==> flow/design.v <==
`timescale 1ns / 1ps
module mem32 (
    input Clk,                
    input rst,              
    input wr,         
    input rd,            
    input [3:0] in_add,      
    input [31:0] Data_in_32,  
    output reg [31:0] Data_out_32,  
    output reg valid
);
    reg [7:0] A [0:15];  
    always @(posedge Clk or posedge rst) begin
        if (rst) begin
            Data_out_32 <= 32'b0;
            valid <= 0;
        end else begin
            case ({wr, rd}) 
                2'b10: begin
                    if (in_add <= 12) begin  
                        A[in_add]     <= Data_in_32[7:0];    
                        A[in_add + 1] <= Data_in_32[15:8];   
                        A[in_add + 2] <= Data_in_32[23:16];  
                        A[in_add + 3] <= Data_in_32[31:24];  
                        valid <= 0;
                    end
                end
                2'b01: begin
                    if (in_add <= 12) begin  
                        Data_out_32[7:0]    <= A[in_add];      
                        Data_out_32[15:8]   <= A[in_add + 1];  
                        Data_out_32[23:16]  <= A[in_add + 2];  
                        Data_out_32[31:24]  <= A[in_add + 3]; 
                        valid <= 1; 
                    end else begin
                        Data_out_32 <= 32'b0; 
                        valid <= 0; 
                    end
                end
                default: begin
                    Data_out_32 <= 32'b0;  
                    valid <= 0;
                end
            endcase
        end
    end
endmodule
==> reports on mem32 <==
Step by step through the tools: mem32
Each step is given for the RTL above and for the edited RTL. Lines under "unedited" count in the file above, lines under "edited" in the edited file. "change" is "edited" less "unedited", of the values as shown; "rel. change" is that difference over "unedited", in percent. Operators: Yosys type, input widths -> output width; for muxes data width and select width s. The mark -- stands for no value.

Design top: mem32. Clock port: Clk. Standard-cell library: sky130hd. Timing corner: tt_025C_1v80.

Diff
Unified diff, file above to edited file. The edit is scripted: it alters the design's behaviour and was not made to optimise anything.

```diff
@@ -27,5 +27,5 @@
                 end
                 2'b01: begin
-                    if (in_add <= 12) begin  
+                    if (in_add == 12) begin  
                         Data_out_32[7:0]    <= A[in_add];      
                         Data_out_32[15:8]   <= A[in_add + 1];  
```

Word-level counts
Source: Yosys, flattened and elaborated. Widths are those after wreduce. Registers that Yosys merges into a memory's read port (data or address) are not register bits. Print and check cells do not count. Equal cells are merged and count once.

Operators by class: add/sub/neg operators (unedited 3, edited 3, change 0, rel. change 0.00%); bitwise gates (word level) (unedited 1, edited 1, change 0, rel. change 0.00%); reductions and logical operators (unedited 36, edited 36, change 0, rel. change 0.00%); div/mod/pow operators (unedited 0, edited 0, change 0); shift operators (unedited 0, edited 0, change 0); multiplexer cells (unedited 79, edited 78, change -1, rel. change -1.27%); equality and inequality tests (unedited 63, edited 63, change 0, rel. change 0.00%); order comparisons (unedited 1, edited 1, change 0, rel. change 0.00%); multiply operators (unedited 0, edited 0, change 0).

Operators with widths: $pmux 8 s16 (unedited 4, edited 3, change -1, rel. change -25.00%).

Operator kinds equal on both sides are left out: 18.

Storage and ports: input port bits (unedited 40, edited 40, change 0, rel. change 0.00%); memory cells (unedited 0, edited 0, change 0); word-level cells (unedited 201, edited 200, change -1, rel. change -0.50%); memory bits (writable) (unedited 0, edited 0, change 0); register bits (unedited 161, edited 161, change 0, rel. change 0.00%); output and inout port bits (unedited 33, edited 33, change 0, rel. change 0.00%); bits in latches (unedited 0, edited 0, change 0); ROM bits (unedited 0, edited 0, change 0); word width x clocked read ports (unedited 0, edited 0, change 0).

Depth
Longest topological path by Yosys (ltp), each cell counted once; first at word level (registers and memories cut), then after technology mapping (sequential cells cut; the memories' decode and read muxes count).

Depth: word-level depth (unedited 5, edited 5, change 0, rel. change 0.00%); ABC_AREA (unedited 0, edited 0); mapped depth (unedited 13, edited 14, change +1, rel. change +7.69%).

After synthesis
Source: synth_stat.txt of the flow (Yosys; design flattened, memories mapped). It holds for the ABC_AREA given above (unset counts as 0); a run with the other value may have another netlist.

Mapped netlist: area of sequential cells (um2) (unedited 4669.5, edited 4429.2, change -240.3, rel. change -5.15%); flip-flop cells (unedited 161, edited 153, change -8, rel. change -4.97%); chip area (Yosys) (um2) (unedited 14029.7, edited 12583.3, change -1446.4, rel. change -10.31%); buffers (unedited 179, edited 152, change -27, rel. change -15.08%); cells in the netlist (unedited 1646, edited 1392, change -254, rel. change -15.43%).

Cells by type: sky130_fd_sc_hd__nand2_1 (unedited 195, edited 121, change -74, rel. change -37.95%); sky130_fd_sc_hd__o21ai_0 (unedited 84, edited 57, change -27, rel. change -32.14%); sky130_fd_sc_hd__a32oi_1 (unedited 36, edited 9, change -27, rel. change -75.00%); sky130_fd_sc_hd__mux2_2 (unedited 26, edited 48, change +22, rel. change +84.62%); sky130_fd_sc_hd__clkbuf_1 (unedited 90, edited 70, change -20, rel. change -22.22%); sky130_fd_sc_hd__o22ai_1 (unedited 30, edited 10, change -20, rel. change -66.67%); sky130_fd_sc_hd__a21oi_1 (unedited 72, edited 88, change +16, rel. change +22.22%); sky130_fd_sc_hd__nor3_1 (unedited 33, edited 17, change -16, rel. change -48.48%); sky130_fd_sc_hd__and3_1 (unedited 26, edited 10, change -16, rel. change -61.54%); sky130_fd_sc_hd__nor2_1 (unedited 138, edited 124, change -14, rel. change -10.14%); sky130_fd_sc_hd__buf_2 (unedited 69, edited 57, change -12, rel. change -17.39%); sky130_fd_sc_hd__nand3_1 (unedited 51, edited 40, change -11, rel. change -21.57%); sky130_fd_sc_hd__a221oi_1 (unedited 26, edited 16, change -10, rel. change -38.46%); sky130_fd_sc_hd__edfxtp_1 (unedited 128, edited 120, change -8, rel. change -6.25%); sky130_fd_sc_hd__nand4_1 (unedited 10, edited 2, change -8, rel. change -80.00%); sky130_fd_sc_hd__nor2_4 (unedited 1, edited 9, change +8, rel. change +800.00%); sky130_fd_sc_hd__inv_1 (unedited 11, edited 18, change +7, rel. change +63.64%); sky130_fd_sc_hd__a22o_1 (unedited 5, edited 12, change +7, rel. change +140.00%).

Cell types equal on both sides are left out: 9. Not every row of either side is listed.

Path before layout
OpenSTA on the mapped netlist: ideal clock, no wires. The path of least setup slack (recovery checks aside). Input and output delay are each 20% of the period. Register names are those of the netlist, which keeps one name where synthesis merged equal registers.

Timing after synthesis: kind (unedited input-to-reg, edited input-to-reg); from (unedited in in_add[1], edited in in_add[1]); to (unedited reg A[10][0], edited reg A[3][0]); input delay (ps) (unedited 1000, edited 1000, change 0, rel. change 0.00%); time at the first pin (ps) (unedited 1000, edited 1000, change 0, rel. change 0.00%); delay of the path (ps) (unedited 2875, edited 3061, change +186, rel. change +6.47%); library setup time (ps) (unedited 370, edited 378, change +8); data arrival time (ps) (unedited 3505, edited 3683, change +178, rel. change +5.08%); stages (unedited 12, edited 11, change -1, rel. change -8.33%); clock period (ps) (unedited 5000, edited 5000, change 0, rel. change 0.00%); slack (ps) (unedited 1125, edited 939, change -186); required time (ps) (unedited 4630, edited 4622, change -8, rel. change -0.17%); synthesis period reached (ps) (unedited 3875, edited 4061, change +186, rel. change +4.80%).

"delay of the path" is the arrival time less input delay plus setup time. "stages" counts driving pins, that of a launching flip-flop among them; a cell with two outputs on the path counts twice. "synthesis period reached" = period - worst setup slack (recovery checks aside). The figure is calculated, with input and output delays left at 20% of the set period. Between the ends stands the longest chain of elaborated cells between them, by number of cells; it is not shown to be the way that was timed. Of several equally long chains one is given. A line is the first line of the expression or statement that the cell stems from. Yosys adds cells for indexed reads and writes and turns some case tables into memories. Where a signal picks the word or bit written, the line may be left out of the assigning lines. unedited: Only ways into the end's enable, where the timed path ends, are counted here.

On the way, after synthesis, unedited:
Path through: sky130_fd_sc_hd__buf_2 -> sky130_fd_sc_hd__buf_2 -> sky130_fd_sc_hd__inv_1 -> sky130_fd_sc_hd__clkbuf_1 -> sky130_fd_sc_hd__ha_1 -> sky130_fd_sc_hd__o21ai_1 -> sky130_fd_sc_hd__nand2_4 -> sky130_fd_sc_hd__nor2_1 -> sky130_fd_sc_hd__clkbuf_1 -> sky130_fd_sc_hd__buf_2 -> sky130_fd_sc_hd__nor3_1 -> sky130_fd_sc_hd__nor2_1. Cells in the longest elaborated chain: 4.

Ends and longest elaborated chain, after synthesis, unedited: start: declaration (line 7) `input [3:0] in_add,`; $add 4x1->4 (line 22) `A[in_add + 1] <= Data_in_32[15:8];`; $eq 4x4->1 (line 22); $reduce_bool 4->1; $reduce_and 4->1; end: assignment (line 21) `A[in_add]     <= Data_in_32[7:0];`; end: declaration (line 12) `reg [7:0] A [0:15];`.

edited: Only ways into the end's enable, where the timed path ends, are counted here.

On the way, after synthesis, edited:
Path through: sky130_fd_sc_hd__buf_2 -> sky130_fd_sc_hd__buf_4 -> sky130_fd_sc_hd__buf_2 -> sky130_fd_sc_hd__inv_1 -> sky130_fd_sc_hd__clkbuf_1 -> sky130_fd_sc_hd__ha_1 -> sky130_fd_sc_hd__buf_2 -> sky130_fd_sc_hd__buf_1 -> sky130_fd_sc_hd__nand3_1 -> sky130_fd_sc_hd__buf_2 -> sky130_fd_sc_hd__a31oi_1. Cells in the longest elaborated chain: 4.

Ends and longest elaborated chain, after synthesis, edited: start: declaration (line 7) `input [3:0] in_add,`; $add 4x2->4 (line 24) `A[in_add + 3] <= Data_in_32[31:24];`; $eq 4x2->1 (line 24); $reduce_bool 4->1; $reduce_and 4->1; end: assignment (line 21) `A[in_add]     <= Data_in_32[7:0];`; end: declaration (line 12) `reg [7:0] A [0:15];`.

Path in the finished layout
Path of least setup slack in the final report of each run of pair A (OpenROAD, finished layout, wires in). Where an end is a register, its clock arrival counts in the times. The report prints the path's times to 10 ps; the period is as set.

Timing post-layout: kind (unedited input-to-reg, edited input-to-reg); from (unedited in in_add[1], edited in in_add[2]); to (unedited reg Data_out_32[26], edited reg Data_out_32[26]); data arrival time (ps) (unedited 3640, edited 3560, change -80, rel. change -2.20%); slack (ps) (unedited 760, edited 830, change +70); input delay (ps) (unedited 810, edited 810, change 0, rel. change 0.00%); library setup time (ps) (unedited 120, edited 150, change +30); time at the first pin (ps) (unedited 810, edited 810, change 0, rel. change 0.00%); stages (unedited 10, edited 7, change -3, rel. change -30.00%); clock period (ps) (unedited 4060, edited 4060, change 0, rel. change 0.00%); required time (ps) (unedited 4400, edited 4380, change -20, rel. change -0.45%).

Between the ends stands the longest chain of elaborated cells between them, by number of cells; it is not shown to be the way that was timed. Of several equally long chains one is given. A register here has more assigning lines than the two given.

On the way, post-layout, unedited:
Path through: sky130_fd_sc_hd__buf_4 -> sky130_fd_sc_hd__ha_1 -> sky130_fd_sc_hd__or3_1 -> sky130_fd_sc_hd__nand2_4 -> sky130_fd_sc_hd__nor2_1 -> sky130_fd_sc_hd__buf_4 -> sky130_fd_sc_hd__buf_4 -> sky130_fd_sc_hd__a2111oi_0 -> sky130_fd_sc_hd__buf_4 -> sky130_fd_sc_hd__a32oi_1. Cells in the longest elaborated chain: 5.

Ends and longest elaborated chain, post-layout, unedited: start: declaration (line 7) `input [3:0] in_add,`; $add 4x2->4 (line 33) `Data_out_32[31:24]  <= A[in_add + 3];`; $eq 4x4->1 (line 33); $pmux 8 s16 (line 33); $mux 8 (line 29) `if (in_add <= 12) begin`; $pmux 8 s2 (line 18) `case ({wr, rd})`; end: assignment (line 15) `Data_out_32 <= 32'b0;`; end: assignment (line 33); end: declaration (line 9) `output reg [31:0] Data_out_32,`.

On the way, post-layout, edited:
Path through: sky130_fd_sc_hd__buf_2 -> sky130_fd_sc_hd__ha_1 -> sky130_fd_sc_hd__or3_1 -> sky130_fd_sc_hd__and2_1 -> sky130_fd_sc_hd__and3_1 -> sky130_fd_sc_hd__a2111oi_0 -> sky130_fd_sc_hd__a31oi_1. Cells in the longest elaborated chain: 5.

Ends and longest elaborated chain, post-layout, edited: start: declaration (line 7) `input [3:0] in_add,`; $add 4x2->4 (line 33) `Data_out_32[31:24]  <= A[in_add + 3];`; $eq 4x4->1 (line 33); $pmux 8 s16 (line 33); $mux 8 (line 29) `if (in_add == 12) begin`; $pmux 8 s2 (line 18) `case ({wr, rd})`; end: assignment (line 15) `Data_out_32 <= 32'b0;`; end: assignment (line 33); end: declaration (line 9) `output reg [31:0] Data_out_32,`.

Layout results
Runs of the flow (Yosys, OpenROAD) on both versions; the two runs of a pair have the same settings. The constraints put input and output delay at 20% of the set period each and load the outputs with 0.01 pF.

Flow settings, pair A:
Under CORE_UTILIZATION stands 40. period_ns: 4.06. The figure for CAP_MARGIN is 20. The entry for CORE_MARGIN reads 2. Under SLEW_MARGIN stands 20.

Measured results, pair A: period achieved (ps) (unedited 3304, edited 3234, change -70, rel. change -2.12%); chip area in the Yosys report (um2) (unedited 14029.7, edited 12583.3, change -1446.4, rel. change -10.31%); final worst hold slack (ps) (unedited 480, edited 482, change +2); setup slack of the critical path (ps) (unedited 756, edited 826, change +70); final setup TNS (ps) (unedited 0, edited 0, change 0); standard-cell area after layout (um2) (unedited 16270.6, edited 14417.6, change -1853.0, rel. change -11.39%); overall die area (um2) (unedited 36588.0, edited 32893.3, change -3694.7, rel. change -10.10%); overall power (W) (unedited 0.00521, edited 0.004709, change -0.000501, rel. change -9.62%); utilization after routing (unedited 0.471, edited 0.469, change -0.002).

Flow settings, pair B:
The figure for CAP_MARGIN is 25. CELL_PAD_IN_SITES_DETAIL_PLACEMENT: 0. The figure for CELL_PAD_IN_SITES_GLOBAL_PLACEMENT is 2. The entry for CORE_ASPECT_RATIO reads 1.25. Under CORE_UTILIZATION stands 17. MAX_ROUTING_LAYER: met5. MIN_ROUTING_LAYER: met2. PLACE_DENSITY_LB_ADDON: 0.04. The entry for SETUP_SLACK_MARGIN reads 0.83. Under SLEW_MARGIN stands 25. period_ns: 5.72. The entry for CORE_MARGIN reads 2.

Measured results, pair B: period achieved (ps) (unedited 4043, edited 4023, change -20, rel. change -0.49%); chip area in the Yosys report (um2) (unedited 14029.7, edited 12583.3, change -1446.4, rel. change -10.31%); final worst hold slack (ps) (unedited 473, edited 488, change +15); setup slack of the critical path (ps) (unedited 1677, edited 1697, change +20); final setup TNS (ps) (unedited 0, edited 0, change 0); standard-cell area after layout (um2) (unedited 17140.2, edited 15343.5, change -1796.7, rel. change -10.48%); overall die area (um2) (unedited 84855.4, edited 76225.2, change -8630.2, rel. change -10.17%); overall power (W) (unedited 0.003902, edited 0.003479, change -0.000423, rel. change -10.84%); utilization after routing (unedited 0.21, edited 0.209, change -0.001).

"period achieved" means the clock period less the worst setup slack. The figure is calculated, with input and output delays left at 20% of the set period. "overall power" rests on the timing tool's default activity at the inputs, not on a simulated workload.
